==> flow/design.v <==
`timescale 1ns / 1ps
module FourBitCPU(rst, clk, opcode, address, myinput, myoutput, HLT, s_flag, z_flag, c_flag);
parameter n=4;
localparam DEPTH = 2**n;
input rst, clk;
input [3:0] opcode;
input [n-1:0] address;
input [7:0] myinput;
output reg [7:0] myoutput;
output reg HLT, s_flag, z_flag, c_flag;
reg [n-1:0] stackPoint;
reg [7:0] stackReg [0:DEPTH-1];
reg [7:0] mem [0:DEPTH-1];
reg [4:0] progCount;
integer i;
wire [n-1:0] addrNext = address + 1'b1;
wire [n-1:0] spDec    = stackPoint - 1'b1;
wire [7:0] memA   = mem[address];
wire [7:0] memA1  = mem[addrNext];
wire [7:0] mem0   = mem[0];
wire [7:0] stkTop = stackReg[stackPoint];
wire [8:0] sum    = {1'b0, memA} + {1'b0, myinput};
wire       borrow = (memA < myinput);
wire [7:0] andRes = memA & myinput;
wire [7:0] orRes  = memA | myinput;
wire [7:0] xorRes = memA ^ myinput;
always @(posedge clk)
begin
if (rst)
begin
  for (i=0; i<DEPTH; i=i+1)
    begin
      mem[i] <= i;
      stackReg[i] <= i;
    end
  c_flag <= 0;
  z_flag <= 0;
  s_flag <= 0;
  myoutput <= 0;
  HLT <= 0;
  progCount <= 0;
  stackPoint <= 4'b1110;
end
else if (progCount < 16 && !HLT)
begin
progCount <= progCount + 1;
case(opcode)
4'b0000:       
begin
  {c_flag, myoutput} <= sum;
  if (memA == 0) z_flag <= 1;
  s_flag <= 1'b0;
end
4'b0001:       
begin
  s_flag <= borrow;
  c_flag <= borrow;
  z_flag <= (memA == 0);
  myoutput <= memA;
end
4'b0010:       
begin
  mem[address] <= memA1;
  mem[addrNext] <= memA;
  myoutput <= memA1;
end
4'b0011:       
begin
  mem[address] <= mem0;
  if (mem0 == 0) z_flag <= 1;
  myoutput <= mem0;
end
4'b0100:       
begin
  myoutput <= memA >> 1;
end
4'b0101:       
begin
  mem[address] <= myinput;
  myoutput <= myinput;
  z_flag <= (myinput == 0);
end
4'b0110:       
begin
  myoutput <= memA;
  z_flag <= (memA == 0);
end
4'b0111:       
begin
  mem[address] <= andRes;
  myoutput <= andRes;
  if (andRes == 0) z_flag <= 1;
end
4'b1000:       
begin
  c_flag <= 0;
  z_flag <= 0;
  s_flag <= 0;
  myoutput <= memA;
end
4'b1001:       
begin
  mem[address] <= orRes;
  myoutput <= orRes;
  z_flag <= (orRes == 0);
  c_flag <= 1'b0;
  s_flag <= 1'b0;
end
4'b1010:       
begin
  mem[address] <= xorRes;
  myoutput <= xorRes;
  z_flag <= (xorRes == 0);
  c_flag <= 1'b0;
  s_flag <= 1'b0;
end
4'b1011:       
begin
  stackPoint <= spDec;
  stackReg[spDec] <= memA;
  myoutput <= memA;
end
4'b1100:       
begin
  mem[address] <= stkTop;
  stackPoint <= stackPoint + 1'b1;
  myoutput <= stkTop;
end
4'b1101:       
begin
  myoutput <= memA << 1;
  z_flag <= (memA == 0);
end
4'b1110:       
begin
  mem[address] <= ~memA;
  myoutput <= ~memA;
end
4'b1111:       
begin
  HLT <= 1'b1;
end
default: myoutput <= 0;
endcase
end
end
endmodule
======== Tool chain data of FourBitCPU ========
The steps from the RTL of FourBitCPU to its reports follow in flow order.
Line numbers count from 1 in the design file above.
Library cell names are shortened.
A cell with -- has no value.
set-up
  top ..................................... FourBitCPU
  clock ................................... clk
  library ................................. sky130hd
  corner .................................. tt_025C_1v80

======== Word-level counts ========
Counts by Yosys on the flattened word-level netlist (proc, flatten, opt, wreduce; memories kept). Print and check cells are left out. Cells with the same type and inputs are merged into one.
Yosys's memory passes give these memory sizes; they may raise the number of words (mostly to a power of two), join words into wider ones and drop unused or constant bits.
cells by class
  bitwise logic cells ..................... 11
  muxes and demuxes ....................... 81
  equal/unequal tests ..................... 18
  reduce/logical cells .................... 33
  magnitude comparators ................... 2
  add/sub/neg operators ................... 5
operators with widths
  operator                                count
  2-to-1 mux 8 bit                        37
  OR reduction 15 bit                     9
  case mux 8 bit (select 12 bit)          1
  zero test 8 bit                         6
  == test 4 bit with constant B           8
  2-to-1 mux 4 bit                        8
  2-to-1 mux 1 bit                        22
  case mux 1 bit (select 2 bit)           10
  == test 4 x 3 -> 1 bit with constant B  4
  nonzero test 12 bit                     1
  AND reduction 2 bit                     5
  adder 8 x 8 -> 9 bit                    1
  adder 4 x 1 -> 4 bit with constant B    2
  == test 4 x 2 -> 1 bit with constant B  2
  OR reduction 4 bit                      2
  < comparator 8 bit                      1
  AND 8 bit                               1
  OR 8 bit                                1
  XOR 8 bit                               1
  NOT 8 bit                               1
  nonzero test 8 bit                      1
  case mux 4 bit (select 2 bit)           1
  case mux 1 bit (select 8 bit)           1
  OR 1 bit                                7
  != test 2 bit with constant B           3
  OR reduction 3 bit                      2
  adder 5 x 1 -> 5 bit with constant B    1
  < comparator 5 bit with constant B      1
Other operator kinds: 9; their cells: 10.
word-level totals
  flip-flop bits (word level) ............. 21
  output and inout bits ................... 12
  memory cells ............................ 2
  cells after elaboration ................. 159
  input port bits ......................... 18
  RAM bits ................................ 256
memories
  memory    words  bits a word  RTL line  text
  mem       16     8            13        reg [7:0] mem [0:DEPTH-1];
  stackReg  16     8            12        reg [7:0] stackReg [0:DEPTH-1];

======== Longest topological paths ========
Depth = most cells in a row (Yosys ltp): at word level without a register or memory, in the mapped netlist without a sequential cell, where the memories' decode and read muxes count.
logic depth
  word-level depth ........................ 12
  ABC_AREA ................................ 0
  depth in mapped cells ................... 19
  mapped depth without buffers ............ 15

======== After synthesis ========
Source: synth_stat.txt of the flow (Yosys; design flattened, memories mapped). It holds for the ABC_AREA given above (unset counts as 0); a run with the other value may have another netlist.
mapped netlist
  cell area after synthesis ............... 16618.4 µm²
  flip-flop cells ......................... 281
  standard cells after synthesis .......... 1421
  sequential area ......................... 8187.9 µm²
  buffer cells ............................ 120
cells by type
  cell type  count  total area (µm²)
  edfxtp_1   256    7.69E+03
  mux4_2     100    2252.16
  o22ai_1    117    731.952
  nor2_1     188    705.677
  dfxtp_1    25     500.48
  nand2_1    133    499.229
  ha_1       36     450.432
  a22oi_1    41     307.795
  a21oi_1    48     240.23
  clkbuf_1   62     232.723
  mux4_1     7      183.926
  nand3_1    33     165.158
  nand4_1    22     137.632
  inv_1      36     135.13
  nor3_1     27     135.13
  o21ai_0    27     135.13
  a221oi_1   13     113.859
  mux2i_1    11     110.106
Not listed: further types 53, cells in them 239.

======== Timing after synthesis ========
Source: OpenSTA report_checks on the synthesized netlist (no wires, ideal clock, input and output delay 20% of the period each), path of least setup slack; recovery checks are left aside. Register names are those of the netlist, which keeps one name where synthesis merged equal registers.
timing post-synthesis
  path kind ............................... input-to-reg
  start ................................... input port address[1]
  end ..................................... register myoutput[7]
  path delay .............................. 3.774 ns
  data required time ...................... 7.878 ns
  slack ................................... 2.626 ns
  input delay ............................. 1.600 ns
  driving pins on the path ................ 17
  arrival ................................. 5.252 ns
  period .................................. 8.0 ns
  setup time .............................. 0.122 ns
  launch time at the first pin ............ 1.600 ns
  buffers on the path ..................... 4
  period reached after synthesis .......... 5.374 ns
"path delay" is the arrival time less input delay plus setup time.
"driving pins on the path" counts driving pins, that of a launching flip-flop among them; a cell with two outputs on the path counts twice.
"period reached after synthesis" is the clock period less the worst setup slack; recovery checks do not enter. This is arithmetic on one report: input and output delays are still those of the set period (20% each).
Between the ends stands the longest chain of elaborated cells between them, by number of cells; it is not shown to be the way that was timed. Of several equally long chains one is given.
Each line given opens the expression or statement behind the cell; cells for indexed reads and writes are added by Yosys, which also makes memories of some case tables.
A memory read counts as a cell of the chain, while the word-level depth stops at memories.
At most two assigning lines are given for a register; there are more.
on the way, post-synthesis
  cell sequence ........................... clkbuf_1 clkbuf_1 mux4_2 a22o_1 a221oi_2 clkbuf_1 clkbuf_1 inv_1 ha_1 nor2b_1 o21ai_0 a21oi_1 o21a_1 o211ai_1 a21oi_1 o21a_1 o311a_1
  length of the longest elaborated chain .. 3
  elaborated cells between the ends (all ways) .. 8
  those cells by class .................... add/sub: 2; mux: 1; logic: 4; memory: 1
ends and longest elaborated chain, post-synthesis
  element                         RTL line  text
  start, declared                 7         input [n-1:0] address;
  memory (16 x 8 bit)             13        reg [7:0] mem [0:DEPTH-1];
  adder 8 x 8 -> 9 bit            22        wire [8:0] sum    = {1'b0, memA} + {1'b0, myinput};
  case mux 8 bit (select 12 bit)  47        case(opcode)
  end, assigned                   59        myoutput <= memA;
  end, assigned                   65        myoutput <= memA1;
  end, declared                   9         output reg [7:0] myoutput;
Nets of the timed path that keep an RTL name, with a line that drives or declares them; the list need not be complete.
nets with RTL names, path post-synthesis
  net      RTL line  text
  memA[1]  18        wire [7:0] memA   = mem[address];

======== Timing after layout ========
Path of least setup slack in the final report of job 1 (OpenROAD, finished layout, wires in). Where an end is a register, its clock arrival counts in the times.
timing after layout
  path kind ............................... input-to-reg
  start ................................... input port address[3]
  end ..................................... memory mem[15][4]
  input delay ............................. 1.60 ns
  buffers on the path ..................... 1
  setup time .............................. 0.29 ns
  arrival ................................. 6.11 ns
  driving pins on the path ................ 11
  slack ................................... 2.16 ns
  data required time ...................... 8.27 ns
  period .................................. 8.0 ns
  launch time at the first pin ............ 1.60 ns
on the way, after layout
  cell sequence ........................... clkdlybuf4s50_1 and2_1 a221oi_4 inv_1 ha_1 o21ai_0 a22oi_1 o21ai_1 a21oi_1 a221oi_4 o22ai_1
  elaborated cells between the ends (all ways) .. 34
  those cells by class .................... add/sub: 1; mux: 28; logic: 4; memory: 1
ends and longest elaborated chain, after layout
  element          RTL line  text
  start, declared  7         input [n-1:0] address;
  end, declared    13        reg [7:0] mem [0:DEPTH-1];
No chain of elaborated cells between the ends is given.
Nets of the timed path that keep an RTL name, with a line that drives or declares them; the list need not be complete.
nets with RTL names, path after layout
  net      RTL line  text
  memA[4]  18        wire [7:0] memA   = mem[address];

Lab notebook: FourBitCPU

Settings and measured results of 2 stored flow runs for module FourBitCPU (sky130hd), not sorted in any way. The constraints put input and output delay at 20% of the set period each and load the outputs with 0.01 pF.
"achieved clock period (ns)" means the clock period less the worst setup slack. The figure is calculated, with input and output delays left at 20% of the set period.
"worst setup path time (ns)": the worst setup path's part of the clock period (all of it between registers, 20% less for each end at a port) less its slack. A launch clock that arrives late makes it longer, a capture clock that arrives late makes it shorter.
"finish__power__total" is the tool's figure for a default switching activity; nothing was simulated.

Flow files of job 1
==> flow/run.sh <==
#!/bin/bash
# the make line also repeats the synthesis and layout settings of config.mk as NAME=value (left out here)
make -C /OpenROAD-flow-scripts/flow DESIGN_CONFIG=/design/flow/config.mk WORK_HOME=/design/flow/orfs CLKGATE_MAP_FILE= finish
==> flow/config.mk <==
export PLATFORM = sky130hd
export DESIGN_NAME = FourBitCPU
export DESIGN_NICKNAME = FourBitCPU
export VERILOG_FILES = /design/flow/design.v
export SDC_FILE = /design/flow/constraint.sdc
export NUM_CORES = 4
export LEC_CHECK = 0
export CAP_MARGIN = 20
export CORE_ASPECT_RATIO = 1.48
export CORE_MARGIN = 2
export CORE_UTILIZATION = 40
export CTS_CLUSTER_DIAMETER = 365
export HOLD_SLACK_MARGIN = -0.03
export SLEW_MARGIN = 20
export TNS_END_PERCENT = 85
==> flow/constraint.sdc <==
create_clock -name core_clock -period 8.0 [get_ports {clk}]
set_input_delay 1.6000 -clock core_clock [delete_from_list [all_inputs] [get_ports {clk}]]
set_output_delay 1.6000 -clock core_clock [all_outputs]
set_load 0.01 [all_outputs]

report of job 1
yosys chip area after synthesis (um^2): 16618.4
finish__design__die__area: 43224.2
finish__design__instance__area__stdcell: 18241.2
finish__design__instance__utilization: 0.4462
finish__timing__setup__ws: 2.161
finish__timing__setup__tns: 0.000
finish__timing__hold__ws: 0.458
finish__power__total: 3.712e-03
achieved clock period (ns): 5.839
worst setup path time (ns): 4.24
worst setup path kind: input-to-reg

Flow files of job 2
==> flow/run.sh <==
#!/bin/bash
# the make line also repeats the synthesis and layout settings of config.mk as NAME=value (left out here)
make -C /OpenROAD-flow-scripts/flow DESIGN_CONFIG=/design/flow/config.mk WORK_HOME=/design/flow/orfs CLKGATE_MAP_FILE= finish
==> flow/config.mk <==
export PLATFORM = sky130hd
export DESIGN_NAME = FourBitCPU
export DESIGN_NICKNAME = FourBitCPU
export VERILOG_FILES = /design/flow/design.v
export SDC_FILE = /design/flow/constraint.sdc
export NUM_CORES = 4
export LEC_CHECK = 0
export CAP_MARGIN = 20
export CORE_MARGIN = 2
export CORE_UTILIZATION = 40
export SETUP_SLACK_MARGIN = 1.35
export SLEW_MARGIN = 20
==> flow/constraint.sdc <==
create_clock -name core_clock -period 5.73 [get_ports {clk}]
set_input_delay 1.1460 -clock core_clock [delete_from_list [all_inputs] [get_ports {clk}]]
set_output_delay 1.1460 -clock core_clock [all_outputs]
set_load 0.01 [all_outputs]

report of job 2
yosys chip area after synthesis (um^2): 16618.4
finish__design__die__area: 43193.3
finish__design__instance__area__stdcell: 18635.4
finish__design__instance__utilization: 0.4554
finish__timing__setup__ws: 1.489
finish__timing__setup__tns: 0.000
finish__timing__hold__ws: 0.455
finish__power__total: 5.389e-03
achieved clock period (ns): 4.241
worst setup path time (ns): 3.09
worst setup path kind: input-to-reg
